==> flow/design.v <==
`timescale 1ns / 1ps
module dp_ram(
    input                         i_clk,
    input                         i_a_wr,
    input  [P_LOG2_RAM_DEPTH-1:0] i_a_addr,
    input          [P_DATA_W-1:0] i_a_data,
    output reg     [P_DATA_W-1:0] o_a_data,
    input                         i_b_wr,
    input  [P_LOG2_RAM_DEPTH-1:0] i_b_addr,
    input          [P_DATA_W-1:0] i_b_data,
    output reg     [P_DATA_W-1:0] o_b_data
    );
   function integer log2;
      input [31:0] value;
      begin
	 value = value-1;
	 for (log2=0; value>0; log2=log2+1)
	   value = value>>1;
      end
   endfunction
   parameter P_DATA_W    = 640;
   parameter P_LOG2_RAM_DEPTH = 9;
   reg [P_DATA_W-1:0] mem [0:2**P_LOG2_RAM_DEPTH-1];
   always @(posedge i_clk) 
   begin
      o_a_data         <= mem[i_a_addr];
      if(i_a_wr) begin
         o_a_data      <= i_a_data;
         mem[i_a_addr] <= i_a_data;
      end
   end
   always @(posedge i_clk) 
   begin
      o_b_data         <= mem[i_b_addr];
      if(i_b_wr) begin
         o_b_data      <= i_b_data;
         mem[i_b_addr] <= i_b_data;
      end
   end
endmodule
`timescale 1ns / 1ps
module fifo(
    input                 i_clk,
    input                 i_reset,
    input  [P_DATA_W-1:0] i_data,
    input                 i_read,
    input                 i_write,
    output [P_DATA_W-1:0] o_data,
    output                o_empty,
    output                o_full
    );
   parameter  P_DATA_W = 11;
   parameter  P_ADDR_W = 8;
   localparam P_DEPTH  = (1 << P_ADDR_W);
   reg  [P_ADDR_W-1:0] wr_addr;
   reg  [P_ADDR_W-1:0] rd_addr;
   reg  [P_DATA_W-1:0] output_data;
   wire [P_DATA_W-1:0] ram_data;
   reg  [P_ADDR_W-1:0] counter;
   assign o_full  = (counter == (P_DEPTH-1));
   assign o_empty = (counter == 0);
   assign o_data  = ram_data; 
   always @(posedge i_clk)
   begin
      if (i_reset) begin
         wr_addr <= 0;
      end else if (i_write) begin
         wr_addr <= wr_addr+1;
      end
   end
   always @(posedge i_clk)
   begin
      if (i_reset) begin
         rd_addr <= 0;
      end else if (i_read) begin
         rd_addr <= rd_addr+1;
      end
   end
   always @(posedge i_clk)
   begin
      if (i_reset) begin
         counter <= 0;
      end else if (i_read && !i_write) begin
         counter <= counter-1;
      end else if (i_write && !i_read) begin
         counter <= counter+1;
      end
   end
   dp_ram #(
      .P_DATA_W(P_DATA_W),
      .P_LOG2_RAM_DEPTH(P_ADDR_W)
      ) buffer (
         .i_clk(i_clk),
         .i_a_wr(i_write),
         .i_a_addr(wr_addr),
         .i_a_data(i_data),
         .o_a_data(),
         .i_b_wr(1'b0),
         .i_b_addr(rd_addr),
         .i_b_data(0),
         .o_b_data(ram_data)
    );
endmodule
`timescale 1ns / 1ps
module bresenham(
      input                        i_clk,
      input                        i_reset,
      input      [P_X_COORD_W-1:0] i_x0,
      input      [P_X_COORD_W-1:0] i_x1,
      input      [P_Y_COORD_W-1:0] i_y0,
      input      [P_Y_COORD_W-1:0] i_y1,
      input                        i_load_vals,
      output reg [P_X_COORD_W-1:0] o_x_val,
      output reg [P_Y_COORD_W-1:0] o_y_val,
      output                       o_vals_rdy,
      output                       o_waiting
    );
   parameter  P_X_COORD_W                 = 11;
   parameter  P_Y_COORD_W                 = 11;
   localparam P_ERROR_W                   = (P_X_COORD_W>P_Y_COORD_W) ? P_X_COORD_W : P_Y_COORD_W;
   localparam STATE__WAITING              = 0;
   localparam STATE__SETUP_IS_STEEP       = 1;
   localparam STATE__SETUP_REV_COORDS     = 2;
   localparam STATE__SETUP_ERROR_AND_STEP = 3;
   localparam STATE__DRAWING              = 4;
   reg                    [2:0] curr_state, next_state;
   reg signed [P_X_COORD_W-1:0] x, x0, x1;
   reg signed [P_Y_COORD_W-1:0] y, y0, y1;
   reg signed [P_X_COORD_W-1:0] delta_x;
   reg signed [P_X_COORD_W-1:0] delta_y;
   reg signed   [P_ERROR_W-1:0] error;
   reg signed             [1:0] ystep;
   reg                          steep;
   reg                          vals_rdy;
   reg                          waiting;
   assign o_vals_rdy   = vals_rdy;
   assign o_waiting    = (curr_state == STATE__WAITING) ? 1'b1 : 1'b0;
   always @(posedge i_clk)
   begin
      if (i_reset) begin
         x              <= 'b0;
         x0             <= 'b0;
         x1             <= 'b0;
         y              <= 'b0;
         y0             <= 'b0;
         y1             <= 'b0;
         error          <= 'b0;
         curr_state     <= STATE__WAITING;
      end else begin
         vals_rdy       <= 0;
         x0             <= x0;
         x1             <= x1;
         y0             <= y0;
         y1             <= y1;
         error          <= error;
         curr_state     <= next_state;
         case (curr_state)
            STATE__WAITING : begin
               if (i_load_vals) begin
                  x0    <= i_x0;
                  x1    <= i_x1;
                  y0    <= i_y0;
                  y1    <= i_y1;
                  error <= 'b0;
               end
            end
            STATE__SETUP_IS_STEEP : begin
               if (y1 > y0) begin
                  if (x1 > x0) begin 
                     steep <= (y1-y0) > (x1-x0);
                  end else begin
                     steep <= (y1-y0) > (x0-x1);
                  end
               end else begin
                  if (x1 > x0) begin 
                     steep <= (y0-y1) > (x1-x0);
                  end else begin
                     steep <= (y0-y1) > (x0-x1);
                  end
               end
            end
            STATE__SETUP_REV_COORDS : begin
               if (steep) begin
                  if (y0 > y1) begin
                     x0      <= y1;
                     x1      <= y0;
                     y0      <= x1;
                     y1      <= x0;
                     delta_x <= y0-y1;
                     delta_y <= (x1>x0 ? x1-x0 : x0-x1);
                  end else begin
                     x0      <= y0;
                     x1      <= y1;
                     y0      <= x0;
                     y1      <= x1;
                     delta_x <= y1-y0;
                     delta_y <= (x1>x0 ? x1-x0 : x0-x1);
                  end
               end else begin
                  if (x0 > x1) begin
                     x0      <= x1;
                     x1      <= x0;
                     y0      <= y1;
                     y1      <= y0;
                     delta_x <= x0-x1;
                     delta_y <= (y1>y0 ? y1-y0 : y0-y1);
                  end else begin
                     delta_x <= x1-x0;
                     delta_y <= (y1>y0 ? y1-y0 : y0-y1);
                  end
               end
            end
            STATE__SETUP_ERROR_AND_STEP : begin
               error <= delta_x >>> 1;
               ystep <= (y0<y1 ? 1 : -1);
               x     <= x0;
               y     <= y0;
            end
            STATE__DRAWING : begin
               if (steep) begin
                  o_x_val <= y;
                  o_y_val <= x;
               end else begin
                  o_x_val <= x;
                  o_y_val <= y;
               end
               x <= x+1;
               if (error-delta_y < 0) begin
                  error <= error-delta_y + delta_x;
                  y     <= y+ystep;
               end else begin
                  error <= error-delta_y;
               end
               vals_rdy <= 1;
            end
         endcase
      end
   end
   always @(curr_state, i_load_vals, x, x1)
   begin
      next_state = curr_state;
      case(curr_state)
         STATE__WAITING : begin
            if (i_load_vals) begin
               next_state = STATE__SETUP_IS_STEEP;
            end 
         end
         STATE__SETUP_IS_STEEP : begin
            next_state = STATE__SETUP_REV_COORDS;
         end
         STATE__SETUP_REV_COORDS : begin
            next_state = STATE__SETUP_ERROR_AND_STEP;
         end
         STATE__SETUP_ERROR_AND_STEP : begin
            next_state = STATE__DRAWING;
         end
         STATE__DRAWING : begin
            if (x == x1) begin
               next_state = STATE__WAITING;
            end 
         end         
      endcase
   end
endmodule
`timescale 1ns / 1ps
module draw_lines(
      input                                      i_clk,
      input                                      i_reset,
      input                    [P_X_COORD_W-1:0] i_x0,
      input                    [P_X_COORD_W-1:0] i_x1,
      input                    [P_Y_COORD_W-1:0] i_y0,
      input                    [P_Y_COORD_W-1:0] i_y1,
      input                                      i_start,
      input                                      i_load_fifo,
      output                                     o_waiting,
      output                                     o_fifo_full,
      output                                     o_wr,
      output                [P_LOG2_RAM_DEPTH-1:0] o_addr
    );
    parameter P_X_COORD_W = 11;
    parameter P_Y_COORD_W = 11;
    parameter P_SCREEN_W = 640;
    parameter P_SCREEN_H = 480;
    parameter P_DATA_W = 1;
    parameter P_LOG2_RAM_DEPTH = 19;
    parameter P_FIFO_ADDR_W = 4;
    localparam STATE__WAITING = 0;
    localparam STATE__CLEAR   = 1;
    localparam STATE__LOAD    = 2;
    localparam STATE__DRAW    = 3;
    reg [1:0] curr_state;
    reg [1:0] next_state;
    wire [P_LOG2_RAM_DEPTH-1:0] bres_addr;
    reg  [P_LOG2_RAM_DEPTH-1:0] buffer_addr;
    wire bres_wr;
    reg  buffer_wr;
    wire [P_DATA_W-1:0] bres_data;
    reg  [P_DATA_W-1:0] buffer_data;
    wire                   bres_waiting;
    wire                   load_vals;
    wire [P_X_COORD_W-1:0] fifo_x0;
    wire [P_X_COORD_W-1:0] fifo_x1;
    wire [P_Y_COORD_W-1:0] fifo_y0;
    wire [P_Y_COORD_W-1:0] fifo_y1;
    wire     [P_X_COORD_W-1:0] x_val;
    wire     [P_Y_COORD_W-1:0] y_val;
    wire fifo_empty;
    wire fifo_full;
    assign o_fifo_full = fifo_full;
    assign o_waiting  = (curr_state == STATE__WAITING) ? 1'b1 : 1'b0;
    fifo #(.P_DATA_W(P_X_COORD_W), .P_ADDR_W(P_FIFO_ADDR_W)) x0_in_buffer (
		.i_clk(i_clk), 
		.i_reset(i_reset), 
		.i_data(i_x0), 
		.i_read(load_vals), 
		.i_write(i_load_fifo), 
		.o_data(fifo_x0), 
		.o_empty(fifo_empty), 
		.o_full(fifo_full)
	 );
    fifo #(.P_DATA_W(P_X_COORD_W), .P_ADDR_W(P_FIFO_ADDR_W)) x1_in_buffer (
		.i_clk(i_clk), 
		.i_reset(i_reset), 
		.i_data(i_x1), 
		.i_read(load_vals), 
		.i_write(i_load_fifo), 
		.o_data(fifo_x1), 
		.o_empty(), 
		.o_full()
	 );
    fifo #(.P_DATA_W(P_Y_COORD_W), .P_ADDR_W(P_FIFO_ADDR_W)) y0_in_buffer (
		.i_clk(i_clk), 
		.i_reset(i_reset), 
		.i_data(i_y0), 
		.i_read(load_vals), 
		.i_write(i_load_fifo), 
		.o_data(fifo_y0), 
		.o_empty(), 
		.o_full()
	 );
    fifo #(.P_DATA_W(P_Y_COORD_W), .P_ADDR_W(P_FIFO_ADDR_W)) y1_in_buffer (
		.i_clk(i_clk), 
		.i_reset(i_reset), 
		.i_data(i_y1), 
		.i_read(load_vals), 
		.i_write(i_load_fifo), 
		.o_data(fifo_y1), 
		.o_empty(), 
		.o_full()
	 );
    always @(posedge i_clk) 
    begin
      if (i_reset) begin
         curr_state <= STATE__WAITING;
      end else begin
         curr_state <= next_state;
      end
    end
   always @(curr_state, i_start, bres_waiting, fifo_empty)
   begin
      next_state = curr_state;
      case(curr_state)
         STATE__WAITING : begin
            if (i_start == 1'b1) begin
               next_state = STATE__LOAD;
            end
         end
         STATE__LOAD : begin
            next_state = STATE__DRAW;
         end
         STATE__DRAW : begin
            if (bres_waiting && fifo_empty) begin
               next_state = STATE__WAITING;
            end else if (~fifo_empty && bres_waiting) begin
               next_state = STATE__LOAD;
            end
         end
      endcase
   end
	bresenham bres (
		.i_clk(i_clk), 
		.i_reset(i_reset), 
		.i_x0(fifo_x0), 
		.i_x1(fifo_x1), 
		.i_y0(fifo_y0), 
		.i_y1(fifo_y1), 
		.i_load_vals(load_vals), 
      .o_x_val(x_val),
      .o_y_val(y_val),
		.o_vals_rdy(bres_wr),
      .o_waiting(bres_waiting)
	);
   assign load_vals = (curr_state == STATE__LOAD) ? 1'b1 : 1'b0;
   assign o_wr   = buffer_wr;
   assign o_addr = buffer_addr;
   assign bres_addr  = P_SCREEN_W*y_val+x_val;
   assign bres_data  = 1;
   always @(bres_addr, 
            bres_wr, 
            bres_data, 
            curr_state)
   begin
      case (curr_state)
         STATE__DRAW : begin
            buffer_wr   = bres_wr;
            buffer_addr = bres_addr;
            buffer_data = bres_data;
         end
         default : begin
            buffer_wr   = 1'b0;
            buffer_addr = 0;
            buffer_data = 0;
         end
      endcase
   end
endmodule
# Reports on draw_lines
# What the tools print for draw_lines, step after step.
# Lines are those of the file above, counted from 1.
# The mark - stands for no value.
[inputs]
top_module = "draw_lines"
clk_port = "i_clk"
lib = "sky130hd"
lib_corner = "tt_025C_1v80"

# After elaboration
# Yosys after proc, flatten, opt, wreduce and memory -nomap, before mapping. Memory bits, and registers merged into a memory's read port (data or address), are not among the register bits. Print and check cells are not counted.
# Memory sizes are those after Yosys's memory passes, which may raise the word count (mostly to a power of two), join words into wider ones and drop unused or constant bits.
[word_totals]
regBits = 166
mem_bits_rw = 704
clocked_rd_ports_x_width = 44
n_memories = 4
[memory_table]
columns = ["memory", "words", "width", "rd", "wr", "line", "source"]
rows = [
  ["x0_in_buffer.buffer.mem", 16, 11, 1, 1, 23, "reg [P_DATA_W-1:0] mem [0:2**P_LOG2_RAM_DEPTH-1];"],
  ["x1_in_buffer.buffer.mem", 16, 11, 1, 1, 23, ""],
  ["y0_in_buffer.buffer.mem", 16, 11, 1, 1, 23, ""],
  ["y1_in_buffer.buffer.mem", 16, 11, 1, 1, 23, ""],
]
[op_classes]
addsub = 20
multipliers = 1
n_cmp = 10
n_eq = 14
n_mux = 62
n_logic = 2
reduce_logical = 24
[op_table]
columns = ["cell", "n"]
rows = [
  ["two-way mux 11 bit", 31],
  ["case mux 11 bit (select 2 bit)", 6],
  ["greater-than comparator 11 bit", 8],
  ["subtractor 11 bit", 5],
  ["multiplier 3 x 11 -> 12 bit (first input constant)", 1],
  ["adder 4 x 1 -> 4 bit (second input constant)", 9],
  ["case mux 11 bit (select 3 bit)", 1],
  ["less-than comparator 32 x 1 -> 1 bit (second input constant)", 1],
  ["two-way mux 4 bit", 6],
  ["adder 19 x 11 -> 19 bit", 1],
  ["two-way mux 19 bit", 1],
  ["case mux 3 bit (select 5 bit)", 1],
  ["subtractor 11 x 11 -> 12 bit", 1],
  ["AND reduction 2 bit", 6],
  ["adder 11 bit", 1],
  ["less-than comparator 11 bit", 1],
  ["equality test 11 bit", 1],
  ["adder 11 x 2 -> 11 bit", 1],
  ["adder 11 x 2 -> 11 bit (second input constant)", 1],
  ["AND reduction 3 bit", 3],
  ["two-way mux 1 bit", 9],
  ["two-way mux 2 bit", 4],
  ["nonzero test 2 bit", 3],
  ["equality test 3 x 2 -> 1 bit (second input constant)", 2],
  ["nonzero test 3 bit", 2],
  ["case mux 2 bit (select 3 bit)", 1],
  ["two-way mux 3 bit", 2],
  ["nonzero test 5 bit", 1],
]
# Other operator kinds: 15; their cells: 23.

# Depth
# Depth = most cells in a row (Yosys ltp): at word level without a register or memory, in the mapped netlist without a sequential cell, where the memories' decode and read muxes count.
[logic_depth]
ltp_word = 6
abc_area = 0
depth_mapped = 20

# After synthesis
# The flow's flattened synthesis, as Yosys stat reports it; memories are mapped. The netlist is that of the ABC_AREA named above (0 if unset); the other value can give another one.
[types]
columns = ["cell_type", "n"]
rows = [
  ["sky130_fd_sc_hd__edfxtp_1", 751],
  ["sky130_fd_sc_hd__mux4_2", 220],
  ["sky130_fd_sc_hd__dfxtp_1", 165],
  ["sky130_fd_sc_hd__ha_1", 156],
  ["sky130_fd_sc_hd__mux2i_1", 89],
  ["sky130_fd_sc_hd__xnor2_1", 72],
  ["sky130_fd_sc_hd__and2_1", 85],
  ["sky130_fd_sc_hd__a22oi_2", 40],
  ["sky130_fd_sc_hd__a21oi_1", 98],
  ["sky130_fd_sc_hd__inv_1", 130],
  ["sky130_fd_sc_hd__nor2_1", 126],
  ["sky130_fd_sc_hd__o22ai_2", 37],
  ["sky130_fd_sc_hd__nand2_1", 121],
  ["sky130_fd_sc_hd__o221ai_1", 46],
  ["sky130_fd_sc_hd__xor2_1", 39],
  ["sky130_fd_sc_hd__clkbuf_1", 71],
  ["sky130_fd_sc_hd__o21ai_0", 49],
  ["sky130_fd_sc_hd__mux2_2", 20],
]
# Not listed: further types 64, cells in them 409.
[synth_totals]
mapped_cells = 2724
synth_area_um2 = 42201.7
flip_flops = 916
buf_cells = 141
# The figures by module come from a second, unflattened synthesis with its own total; it is not the netlist above.
[unflattened]
hier_cells = 5760
area_unflattened_um2 = 59383.2
# Each row is one instance without its submodules.
[modules]
columns = ["mod", "instances", "cells", "area_um2"]
rows = [
  ["dp_ram", 4, 972, 10985.5],
  ["bresenham", 1, 1489, 12040.3],
  ["fifo", 4, 64, 594.3],
  ["draw_lines", 1, 127, 1023.5],
]

# Worst setup path after synthesis
# Path of least setup slack by OpenSTA after synthesis, without wires, with an ideal clock, recovery checks aside; 20% of the period is set as input and as output delay. Where synthesis merged equal registers, the netlist keeps one of their names.
[synth_timing]
path_type = "register to register"
start = "reg bres.y1[0]"
end = "reg bres.steep"
tclk_ns = 5.0
setup_time_ns = 0.270
arrival_ns = 3.507
slack_ns = 1.223
delay_ns = 3.777
stages = 20
synth_period_reached_ns = 3.777
# "delay_ns" = arrival - input delay + setup time.
# "stages" counts driving pins, that of a launching flip-flop among them; a cell with two outputs on the path counts twice.
# "synth_period_reached_ns" is the clock period less the worst setup slack; recovery checks do not enter. This is arithmetic on one report: input and output delays are still those of the set period (20% each).
# The rows between start and end are the longest chain of elaborated cells between them; the timing report does not say that the signal goes this way. Where chains are equally long, one stands for them.
# Each line given opens the expression or statement behind the cell; cells for indexed reads and writes are added by Yosys, which also makes memories of some case tables.
# A register here has more assigning lines than the two given.
[synth_via]
path_cell_list = "sky130_fd_sc_hd__dfxtp_1 sky130_fd_sc_hd__inv_1 sky130_fd_sc_hd__ha_1 sky130_fd_sc_hd__inv_1 sky130_fd_sc_hd__fa_1 sky130_fd_sc_hd__a21o_1 sky130_fd_sc_hd__a21oi_1 sky130_fd_sc_hd__o21bai_1 sky130_fd_sc_hd__a21oi_1 sky130_fd_sc_hd__nor2_1 sky130_fd_sc_hd__a211o_1 sky130_fd_sc_hd__xnor2_1 sky130_fd_sc_hd__ha_1 sky130_fd_sc_hd__nand4_1 sky130_fd_sc_hd__nor3_1 sky130_fd_sc_hd__a21oi_1 sky130_fd_sc_hd__maj3_1 sky130_fd_sc_hd__a21oi_1 sky130_fd_sc_hd__o221a_1 sky130_fd_sc_hd__a211oi_2"
elab_chain_cells = 4
cells_between = 10
cone_classes = "add/sub (2); compare (5); mux (3)"
[synth_lines]
columns = ["item", "line", "source"]
rows = [
  ["from (decl)", 128, "reg signed [P_Y_COORD_W-1:0] y, y0, y1;"],
  ["from (assign)", 154, "y1             <= y1;"],
  ["from (assign)", 163, "y1    <= i_y1;"],
  ["subtractor 11 bit", 178, "steep <= (y0-y1) > (x0-x1);"],
  ["greater-than comparator 11 bit", 178, ""],
  ["two-way mux 1 bit", 175, "if (x1 > x0) begin"],
  ["two-way mux 1 bit", 168, "if (y1 > y0) begin"],
  ["to (assign)", 170, "steep <= (y1-y0) > (x1-x0);"],
  ["to (assign)", 172, "steep <= (y1-y0) > (x0-x1);"],
  ["to (decl)", 133, "reg                          steep;"],
]

# Path in the finished layout
# Path of least setup slack in the final report of run A (OpenROAD, finished layout, wires in). Where an end is a register, its clock arrival counts in the times.
[layout_timing]
path_type = "register to output"
start = "reg bres.o_y_val[1]"
end = "out o_addr[18]"
tclk_ns = 4.66
output_delay_ns = 0.93
arrival_ns = 3.48
slack_ns = 0.25
stages = 16
# The rows between start and end are the longest chain of elaborated cells between them; the timing report does not say that the signal goes this way. Where chains are equally long, one stands for them.
[layout_via]
path_cell_list = "sky130_fd_sc_hd__edfxtp_1 sky130_fd_sc_hd__ha_1 sky130_fd_sc_hd__ha_1 sky130_fd_sc_hd__inv_1 sky130_fd_sc_hd__fa_2 sky130_fd_sc_hd__inv_1 sky130_fd_sc_hd__a21oi_1 sky130_fd_sc_hd__o21bai_1 sky130_fd_sc_hd__buf_4 sky130_fd_sc_hd__xor2_2 sky130_fd_sc_hd__and2_4 sky130_fd_sc_hd__nand3_2 sky130_fd_sc_hd__nor3_2 sky130_fd_sc_hd__xnor2_1 sky130_fd_sc_hd__and2_1 sky130_fd_sc_hd__clkbuf_2"
elab_chain_cells = 3
cells_between = 3
lines_between = 2
cone_classes = "add/sub (1); mul (1); mux (1)"
[layout_lines]
columns = ["item", "line", "source"]
rows = [
  ["from (decl)", 114, "output reg [P_Y_COORD_W-1:0] o_y_val,"],
  ["from (assign)", 222, "o_y_val <= x;"],
  ["from (assign)", 225, "o_y_val <= y;"],
  ["multiplier 3 x 11 -> 12 bit", 396, "assign bres_addr  = P_SCREEN_W*y_val+x_val;"],
  ["adder 19 x 11 -> 19 bit", 396, ""],
  ["two-way mux 19 bit", 403, "case (curr_state)"],
  ["to (decl)", 278, "output                [P_LOG2_RAM_DEPTH-1:0] o_addr"],
]

# Record of 5 stored runs of the RTL-to-layout flow on draw_lines, platform sky130hd. The runs are unordered. Constraints: input delay and output delay 20% of the set period each, output load 0.01 pF.
# "achieved_period_ns" is the run's clock period less its worst setup slack. It is reckoned from that one timing run; input and output delays stay at 20% of the period that was set.
# By "worst_path_ns" is meant the share of the clock period that the worst setup path is allowed (20% is reserved at inputs, 20% at outputs), minus its slack. Clock arrival times at its registers enter into it.
# "power.total_w" is the tool's figure for a default switching activity; nothing was simulated.

[[run]]
name = "run A"
[run.settings]
CORE_UTILIZATION = 60
period_ns = 4.66
CAP_MARGIN = 20
CORE_MARGIN = 2
SLEW_MARGIN = 20
[run.results]
timing.setup.ws_ns = 0.252
total_die_area_um2 = 72474.0
fin_util_pct = 66.9
yosys_chip_area_um2 = 42201.7
final_cell_area_um2 = 46694.8
achieved_period_ns = 4.408
setupTns_ns = 0.000
ws_hold_ns = 0.476
worst_path_ns = 3.48
timing.worst_path_kind = "register to output"
power.total_w = 0.021433

[[run]]
name = "run B"
[run.settings]
CELL_PAD_IN_SITES_GLOBAL_PLACEMENT = 2
CORE_ASPECT_RATIO = 1.21
CORE_UTILIZATION = 29
CTS_CLUSTER_DIAMETER = 296
PLACE_DENSITY_LB_ADDON = 0.26
SLEW_MARGIN = 20
period_ns = 6.28
CAP_MARGIN = 20
CORE_MARGIN = 2
[run.results]
timing.setup.ws_ns = 1.008
total_die_area_um2 = 148604.0
fin_util_pct = 33.1
yosys_chip_area_um2 = 42201.7
final_cell_area_um2 = 48074.9
achieved_period_ns = 5.272
setupTns_ns = 0.000
ws_hold_ns = 0.486
worst_path_ns = 4.02
timing.worst_path_kind = "register to output"
power.total_w = 0.016435

[[run]]
name = "run C"
[run.settings]
ABC_AREA = 1
CAP_MARGIN = 30
CELL_PAD_IN_SITES_GLOBAL_PLACEMENT = 2
CTS_CLUSTER_DIAMETER = 218
MAX_ROUTING_LAYER = "met5"
PLACE_DENSITY_LB_ADDON = 0.21
SETUP_SLACK_MARGIN = 0.84
TNS_END_PERCENT = 10
period_ns = 5.0
CORE_MARGIN = 2
CORE_UTILIZATION = 40
SLEW_MARGIN = 20
[run.results]
timing.setup.ws_ns = 0.794
total_die_area_um2 = 111767.0
fin_util_pct = 45.7
yosys_chip_area_um2 = 43643.1
final_cell_area_um2 = 49558.8
achieved_period_ns = 4.206
setupTns_ns = 0.000
ws_hold_ns = 0.484
worst_path_ns = 3.21
timing.worst_path_kind = "register to output"
power.total_w = 0.021734

[[run]]
name = "run D"
[run.settings]
ABC_AREA = 1
CAP_MARGIN = 30
CELL_PAD_IN_SITES_GLOBAL_PLACEMENT = 2
CTS_CLUSTER_DIAMETER = 218
MAX_ROUTING_LAYER = "met5"
PLACE_DENSITY_LB_ADDON = 0.21
SETUP_SLACK_MARGIN = 0.88
TNS_END_PERCENT = 80
period_ns = 5.0
CORE_MARGIN = 2
CORE_UTILIZATION = 40
SLEW_MARGIN = 20
[run.results]
timing.setup.ws_ns = 0.862
total_die_area_um2 = 111767.0
fin_util_pct = 45.8
yosys_chip_area_um2 = 43643.1
final_cell_area_um2 = 49667.6
achieved_period_ns = 4.138
setupTns_ns = 0.000
ws_hold_ns = 0.483
worst_path_ns = 3.14
timing.worst_path_kind = "register to output"
power.total_w = 0.021764

[[run]]
name = "run E"
[run.settings]
ABC_AREA = 1
PLACE_DENSITY_LB_ADDON = 0.21
SETUP_SLACK_MARGIN = 0.88
period_ns = 5.0
CAP_MARGIN = 20
CORE_MARGIN = 2
CORE_UTILIZATION = 40
SLEW_MARGIN = 20
[run.results]
timing.setup.ws_ns = 0.880
total_die_area_um2 = 111767.0
fin_util_pct = 45.5
yosys_chip_area_um2 = 43643.1
final_cell_area_um2 = 49339.8
achieved_period_ns = 4.120
setupTns_ns = 0.000
ws_hold_ns = 0.492
worst_path_ns = 3.12
timing.worst_path_kind = "register to output"
power.total_w = 0.021636
